==> flow/design.v <==
module logarithm #(
	parameter n = 16,
	parameter m = 24,
	parameter k = 5 ,
	parameter p = 24
) (
	input        clk  ,  
	input        reset,  
	input        start,
	input  [0:n] x    ,
	output [1:p] y    ,
	output reg   done
);
	reg [2:0] current_state;
	reg [2:0] next_state   ;
	wire      z_gt2        ;
	wire      i_positive   ;
	reg [2:0] sel_z        ;
	reg       load_z       ;
	reg       sel_i        ;
	reg       load_i       ;
	reg       shift_y      ;
	reg  [  m+1:0] z           ;
	wire [  m+1:0] trunc_square;
	wire [  m+1:0] trunc_div   ;
	wire [  m+1:0] z_input     ;
	reg  [  k-1:0] i           ;
	wire [  k-1:0] i_input     ;
	wire [  k-1:0] i_minus_1   ;
	reg  [    1:p] yy          ;
	wire [    m:0] mult_in     ;
	wire [2*m+1:0] mult_out    ;
	assign z_input = (sel_z == 2'd00) ?  {1'b0, x, {(m-n){1'd0}}} :
	(sel_z == 2'd01) ? 	trunc_square :
	trunc_div;
	assign mult_in     = z[m:0];
	assign mult_out     = mult_in * mult_in;
	assign trunc_square = mult_out[2*m+1:m];
	assign trunc_div    = {1'd0, z[m+1:1]};
	always @(posedge clk or negedge reset) begin : proc_z
		if(~reset) begin
			z <= 0;
		end else begin
			if (load_z == 1'b1)
				z <= z_input;
		end
	end
	assign i_input = sel_i ? i_minus_1 : p;
	assign i_minus_1 = i - 1;
	wire [15:0] binary_p = p;
	always @(posedge clk or negedge reset) begin : proc_i
		if(~reset) begin
			i <= 0;
		end else begin
			if (load_i == 1'b1)
				i <= i_input;
		end
	end
	always @(posedge clk or negedge reset) begin : proc_yy
		if(~reset) begin
			yy <= 0;
		end else begin
			if (shift_y == 1'b1)
				yy <= {yy[2:p], z[m+1]};
		end
	end
	always @(posedge clk or negedge reset) begin : proc_current_state
		if(~reset) begin
			current_state <= 0;
		end else begin
			current_state <= next_state;
		end
	end
	assign i_positive = i ? 1 : 0;
	assign z_gt2 = z[m+1];
	assign y = yy;
	always @(*) begin
		next_state = current_state;
		case (current_state)
			3'd0 : begin
				if (~start)
					next_state = 3'd1;
			end
			3'd1 : begin
				if (start)
					next_state = 3'd2;
			end
			3'd2 : begin
				next_state = 3'd3;
			end
			3'd3 : begin
				next_state = 3'd4;
			end
			3'd4 : begin
				if (z_gt2)
					next_state = 3'd5;
				else
					next_state = 3'd6;
			end
			3'd5 : begin
				next_state = 3'd6;
			end
			3'd6 : begin
				if (i_positive)
					next_state = 3'd3;
				else
					next_state = 3'd0;
			end
			default : next_state = 3'd0;
		endcase
	end
	always @(*) begin
		case (current_state)
			3'd0, 3'd1: begin
				sel_z   = 2'b00;
				load_z  = 1'b0;
				sel_i   = 1'b0;
				load_i  = 1'b0;
				shift_y = 1'b0;
				done    = 1'b1;
			end
			3'd2 : begin
				sel_z   = 2'b00;
				load_z  = 1'b1;
				sel_i   = 1'b0;
				load_i  = 1'b1;
				shift_y = 1'b0;
				done    = 1'b0;
			end
			3'd3 : begin
				sel_z   = 2'b01;
				load_z  = 1'b1;
				sel_i   = 1'b1;
				load_i  = 1'b1;
				shift_y = 1'b0;
				done    = 1'b0;
			end
			3'd4 : begin
				sel_z   = 2'b00;
				load_z  = 1'b0;
				sel_i   = 1'b0;
				load_i  = 1'b0;
				shift_y = 1'b1;
				done    = 1'b0;
			end
			3'd5 : begin
				sel_z   = 2'b10;
				load_z  = 1'b1;
				sel_i   = 1'b0;
				load_i  = 1'b0;
				shift_y = 1'b0;
				done    = 1'b0;
			end
			3'd6 : begin
				sel_z   = 2'b00;
				load_z  = 1'b0;
				sel_i   = 1'b0;
				load_i  = 1'b0;
				shift_y = 1'b0;
				done    = 1'b0;
			end
			default : begin
				sel_z   = 2'b00;
				load_z  = 1'b0;
				sel_i   = 1'b0;
				load_i  = 1'b0;
				shift_y = 1'b0;
				done    = 1'b0;
			end
		endcase
	end
endmodule
# Step by step through the tools: logarithm
# Each step is given for the RTL above and for the edited RTL.
# "before" refers to lines of the RTL above, "after" to lines of the edited file.
# "diff" is "after" less "before", of the values as shown; "change_rel_pct" is that difference over "before", in percent.
# Cell names lack the library's common part.
# Not given: --
dict set report setup {
  top {logarithm}
  clk_port {clk}
  library {sky130hd}
  pvt_corner {tt_025C_1v80}
}

# Edit of the RTL
# Unified diff, file above to edited file.
# The edit is scripted: it alters the design's behaviour and was not made to optimise anything.
# begin of diff
@@ -47,5 +47,7 @@
 	end
 	assign i_input = sel_i ? i_minus_1 : p;
-	assign i_minus_1 = i - 1;
+	reg [  k-1:0] i_minus_1_ff;
+	always @(posedge clk) i_minus_1_ff <= i - 1;
+	assign i_minus_1 = i_minus_1_ff;
 	wire [15:0] binary_p = p;
 	always @(posedge clk or negedge reset) begin : proc_i
# end of diff

# Elaborated design
# Source: Yosys, flattened and elaborated, memories not mapped. Widths are those after wreduce. Registers that Yosys merges into a memory's read port (data or address) are not register bits. Print and check cells do not count. Equal cells are merged and count once.
# item before after diff change_rel_pct
set bits {}
lappend bits {regBits 58 63 5 8.62}
lappend bits {inputBits 20 20 0 0.00}
lappend bits {out_inout_bits 25 25 0 0.00}
# item before after diff change_rel_pct
set op_classes {}
lappend op_classes {add_sub_neg 1 1 0 0.00}
lappend op_classes {multipliers 1 1 0 0.00}
lappend op_classes {equal 9 9 0 0.00}
lappend op_classes {mux 15 15 0 0.00}
lappend op_classes {n_reduce_logical 7 7 0 0.00}
# Unchanged operator kinds not shown: 18.

# Depth
# Depth = most cells in a row (Yosys ltp): at word level without a register or memory, in the mapped netlist without a sequential cell, where the memories' decode and read muxes count.
# item before after diff change_rel_pct
set logic_depth {}
lappend logic_depth {ltp_word 5 5 0 0.00}
lappend logic_depth {abc_area 0 0 -- --}
lappend logic_depth {ltp_mapped 28 28 0 0.00}
lappend logic_depth {mapped_depth_nobuf 26 26 0 0.00}

# After synthesis
# Yosys stat after the flow's synthesis: flattened, memories mapped to cells. It holds for the ABC_AREA given above (unset counts as 0); a run with the other value may have another netlist.
# item before after diff change_rel_pct
set synth_totals {}
lappend synth_totals {cells 2182 2211 29 1.33}
lappend synth_totals {mapped_area_mm2 0.0201456 0.0204233 0.0002777 1.38}
lappend synth_totals {seqArea_mm2 0.0015527 0.0016528 0.0001001 6.45}
lappend synth_totals {ffs 62 67 5 8.06}
# cell_type before after diff change_rel_pct
set types {}
lappend types {nor2_1 68 87 19 27.94}
lappend types {and2_1 106 94 -12 -11.32}
lappend types {inv_1 673 683 10 1.49}
lappend types {nand2_1 209 199 -10 -4.78}
lappend types {a211oi_1 3 12 9 300.00}
lappend types {clkbuf_1 76 69 -7 -9.21}
lappend types {nand4_1 6 13 7 116.67}
lappend types {a21o_1 21 16 -5 -23.81}
lappend types {dfxtp_1 0 5 5 --}
lappend types {o211a_1 0 5 5 --}
lappend types {o21ai_0 37 33 -4 -10.81}
lappend types {xor2_1 13 17 4 30.77}
lappend types {nor3_1 9 13 4 44.44}
lappend types {nand3b_1 4 0 -4 -100.00}
lappend types {a22oi_1 9 6 -3 -33.33}
lappend types {and3_1 7 10 3 42.86}
lappend types {a211o_1 5 2 -3 -60.00}
lappend types {a221oi_1 4 7 3 75.00}
# Unchanged cell types not shown: 18.
# The list need not be complete.

# Path before layout
# OpenSTA on the mapped netlist: ideal clock, no wires. The path of least setup slack (recovery checks aside). Input and output delay are each 20% of the period. Register names are those of the netlist, which keeps one name where synthesis merged equal registers.
# item before after diff change_rel_pct
set synth_timing {}
lappend synth_timing {path_type {register to register} {register to register} -- --}
lappend synth_timing {startpoint {register z[12]} {register z[18]} -- --}
lappend synth_timing {endpoint {register z[21]} {register z[24]} -- --}
lappend synth_timing {clock_period_ns 9.0 9.0 0.0 0.00}
lappend synth_timing {setup_time_ns 0.104 0.128 0.024 --}
lappend synth_timing {launch_ns 0.000 0.000 0.000 --}
lappend synth_timing {arrival_ns 6.961 6.859 -0.102 -1.47}
lappend synth_timing {t_required_ns 8.896 8.872 -0.024 -0.27}
lappend synth_timing {setup_slack_ns 1.935 2.014 0.079 --}
lappend synth_timing {path_delay_ns 7.065 6.987 -0.078 -1.10}
lappend synth_timing {stages 25 25 0 0.00}
lappend synth_timing {path_buffers 2 2 0 0.00}
lappend synth_timing {synth_period_reached_ns 7.065 6.986 -0.079 -1.12}
# "path_delay_ns" = arrival - input delay + setup time.
# "stages": output pins that drive a net of the path, with the launching flip-flop's if there is one; two outputs of one cell count as two.
# "synth_period_reached_ns" = period - worst setup slack (recovery checks aside). The figure is calculated, with input and output delays left at 20% of the set period.
# The rows between start and end are the longest chain of elaborated cells between them; the timing report does not say that the signal goes this way. Where chains are equally long, one stands for them.
# Each line given opens the expression or statement behind the cell; cells for indexed reads and writes are added by Yosys, which also makes memories of some case tables.
dict set report synth_between_before {
  cell_sequence {dfrtp_1 clkbuf_1 clkbuf_1 nand2_1 fa_1 inv_1 fa_1 inv_1 fa_1 inv_1 fa_1 fa_1 fa_1 inv_1 fa_1 inv_1 ha_1 a21oi_1 o21ai_0 a211o_1 a221oi_2 a21oi_1 o41ai_2 mux2_1 a221oi_1}
  elab_chain_len 3
  cells_between 3
  cone_lines 3
  classes_between {mul (1); mux (2)}
}
# item line_no
set synth_rtl_before {}
lappend synth_rtl_before {{from (decl)} 23} ;# reg [ m+1:0] z ;
lappend synth_rtl_before {{from (assign)} 42} ;# z <= 0;
lappend synth_rtl_before {{from (assign)} 45} ;# z <= z_input;
lappend synth_rtl_before {{multiplier 25 x 25 -> 50 bit} 37} ;# assign mult_out = mult_in * mult_in;
lappend synth_rtl_before {{two-way mux 26 bit} 34} ;# (sel_z == 2'd01) ? trunc_square :
lappend synth_rtl_before {{two-way mux 26 bit} 33} ;# assign z_input = (sel_z == 2'd00) ? {1'b0, x, {(m-n){1'd0}}} :
lappend synth_rtl_before {{to (assign)} 42}
lappend synth_rtl_before {{to (assign)} 45}
lappend synth_rtl_before {{to (decl)} 23}
dict set report synth_between_after {
  cell_sequence {dfrtp_1 clkbuf_1 clkbuf_1 nand2_1 fa_1 inv_1 fa_1 inv_1 fa_1 fa_1 inv_1 fa_1 fa_1 inv_1 fa_1 inv_1 ha_1 nand4_2 nor4_2 and4_1 o2111ai_2 a21oi_4 a21oi_4 o211ai_1 mux2_1}
  elab_chain_len 3
  cells_between 3
  cone_lines 3
  classes_between {mul (1); mux (2)}
}
# item line_no
set synth_rtl_after {}
lappend synth_rtl_after {{from (decl)} 23} ;# reg [ m+1:0] z ;
lappend synth_rtl_after {{from (assign)} 42} ;# z <= 0;
lappend synth_rtl_after {{from (assign)} 45} ;# z <= z_input;
lappend synth_rtl_after {{multiplier 25 x 25 -> 50 bit} 37} ;# assign mult_out = mult_in * mult_in;
lappend synth_rtl_after {{two-way mux 26 bit} 34} ;# (sel_z == 2'd01) ? trunc_square :
lappend synth_rtl_after {{two-way mux 26 bit} 33} ;# assign z_input = (sel_z == 2'd00) ? {1'b0, x, {(m-n){1'd0}}} :
lappend synth_rtl_after {{to (assign)} 42}
lappend synth_rtl_after {{to (assign)} 45}
lappend synth_rtl_after {{to (decl)} 23}

# Path in the finished layout
# From the final timing report of the runs of set A: the path of least setup slack in the routed layout; clock arrival at registers is part of the times.
# item before after diff change_rel_pct
set layout_timing {}
lappend layout_timing {path_type {register to register} {register to register} -- --}
lappend layout_timing {startpoint {register z[17]} {register z[15]} -- --}
lappend layout_timing {endpoint {register z[21]} {register z[24]} -- --}
lappend layout_timing {clock_period_ns 8.17 8.17 0.00 0.00}
lappend layout_timing {setup_time_ns 0.11 0.12 0.01 --}
lappend layout_timing {launch_ns 0.34 0.34 0.00 0.00}
lappend layout_timing {arrival_ns 8.12 7.92 -0.20 -2.46}
lappend layout_timing {t_required_ns 8.40 8.39 -0.01 -0.12}
lappend layout_timing {setup_slack_ns 0.28 0.47 0.19 --}
lappend layout_timing {stages 23 25 2 8.70}
lappend layout_timing {path_buffers 0 0 0 --}
# The rows between start and end are the longest chain of elaborated cells between them; the timing report does not say that the signal goes this way. Where chains are equally long, one stands for them.
dict set report layout_between_before {
  cell_sequence {dfrtp_1 inv_1 nor2_1 fa_1 inv_1 fa_1 fa_1 inv_1 fa_1 fa_1 fa_1 inv_1 fa_1 inv_1 ha_1 a21oi_1 o21ai_0 a211o_1 a221oi_2 a21oi_1 o41ai_2 mux2_1 a221oi_1}
  elab_chain_len 3
  cells_between 3
  cone_lines 3
  classes_between {mul (1); mux (2)}
}
# item line_no
set layout_rtl_before {}
lappend layout_rtl_before {{from (decl)} 23} ;# reg [ m+1:0] z ;
lappend layout_rtl_before {{from (assign)} 42} ;# z <= 0;
lappend layout_rtl_before {{from (assign)} 45} ;# z <= z_input;
lappend layout_rtl_before {{multiplier 25 x 25 -> 50 bit} 37} ;# assign mult_out = mult_in * mult_in;
lappend layout_rtl_before {{two-way mux 26 bit} 34} ;# (sel_z == 2'd01) ? trunc_square :
lappend layout_rtl_before {{two-way mux 26 bit} 33} ;# assign z_input = (sel_z == 2'd00) ? {1'b0, x, {(m-n){1'd0}}} :
lappend layout_rtl_before {{to (assign)} 42}
lappend layout_rtl_before {{to (assign)} 45}
lappend layout_rtl_before {{to (decl)} 23}
dict set report layout_between_after {
  cell_sequence {dfrtp_1 and2_1 inv_1 fa_1 inv_1 fa_1 inv_1 fa_1 fa_1 inv_1 fa_1 fa_1 inv_1 fa_1 inv_1 ha_1 nand3_1 nor4_2 nand3_1 nand3_1 o2111ai_2 a21oi_4 a21oi_4 o211ai_1 mux2_1}
  elab_chain_len 3
  cells_between 3
  cone_lines 3
  classes_between {mul (1); mux (2)}
}
# item line_no
set layout_rtl_after {}
lappend layout_rtl_after {{from (decl)} 23} ;# reg [ m+1:0] z ;
lappend layout_rtl_after {{from (assign)} 42} ;# z <= 0;
lappend layout_rtl_after {{from (assign)} 45} ;# z <= z_input;
lappend layout_rtl_after {{multiplier 25 x 25 -> 50 bit} 37} ;# assign mult_out = mult_in * mult_in;
lappend layout_rtl_after {{two-way mux 26 bit} 34} ;# (sel_z == 2'd01) ? trunc_square :
lappend layout_rtl_after {{two-way mux 26 bit} 33} ;# assign z_input = (sel_z == 2'd00) ? {1'b0, x, {(m-n){1'd0}}} :
lappend layout_rtl_after {{to (assign)} 42}
lappend layout_rtl_after {{to (assign)} 45}
lappend layout_rtl_after {{to (decl)} 23}

# Measured runs
# Runs of the flow (Yosys, OpenROAD) on both versions; the two runs of a pair have the same settings. The constraints put input and output delay at 20% of the set period each and load the outputs with 0.01 pF.
dict set report flow_settings_set_A {
  CORE_UTILIZATION 40
  period_ns 8.17
  CAP_MARGIN 20
  CORE_MARGIN 2
  SLEW_MARGIN 20
}
# item before after diff change_rel_pct
set measured_set_A {}
lappend measured_set_A {yosys_chip_area_mm2 0.0201456 0.0204233 0.0002777 1.38}
lappend measured_set_A {die_area_mm2 0.0521757 0.0528816 0.0007059 1.35}
lappend measured_set_A {layout_stdcell_area_mm2 0.0218109 0.0220499 0.0002390 1.10}
lappend measured_set_A {post_route_util_pct 43.7 43.9 0.2 --}
lappend measured_set_A {setup_worst_slack_ns 0.281 0.473 0.192 --}
lappend measured_set_A {setup_tns_ns 0.000 0.000 0.000 --}
lappend measured_set_A {fin_power_mw 0.6923 0.7801 0.0878 12.68}
lappend measured_set_A {period_reached_ns 7.889 7.697 -0.192 -2.43}
dict set report flow_settings_set_B {
  ABC_AREA 0
  CAP_MARGIN 5
  CORE_MARGIN 8
  CORE_UTILIZATION 49
  CTS_CLUSTER_DIAMETER 385
  CTS_CLUSTER_SIZE 89
  MAX_ROUTING_LAYER {met4}
  MIN_ROUTING_LAYER {met2}
  PLACE_DENSITY_LB_ADDON 0.25
  SETUP_SLACK_MARGIN 1.69
  period_ns 6.8
  SLEW_MARGIN 20
}
# item before after diff change_rel_pct
set measured_set_B {}
lappend measured_set_B {yosys_chip_area_mm2 0.0201456 0.0204233 0.0002777 1.38}
lappend measured_set_B {die_area_mm2 0.0478581 0.0484682 0.0006101 1.27}
lappend measured_set_B {layout_stdcell_area_mm2 0.0252705 0.0249001 -0.0003704 -1.47}
lappend measured_set_B {post_route_util_pct 62.0 60.7 -1.3 --}
lappend measured_set_B {setup_worst_slack_ns -0.310 -0.256 0.054 --}
lappend measured_set_B {setup_tns_ns -3.157 -2.311 0.846 --}
lappend measured_set_B {fin_power_mw 0.8923 0.8658 -0.0265 -2.97}
lappend measured_set_B {period_reached_ns 7.110 7.056 -0.054 -0.76}
# By "period_reached_ns" is meant the clock period of the run minus its worst setup slack. This is arithmetic on one report: input and output delays are still those of the set period (20% each).
# "fin_power_mw" rests on the timing tool's default activity at the inputs, not on a simulated workload.
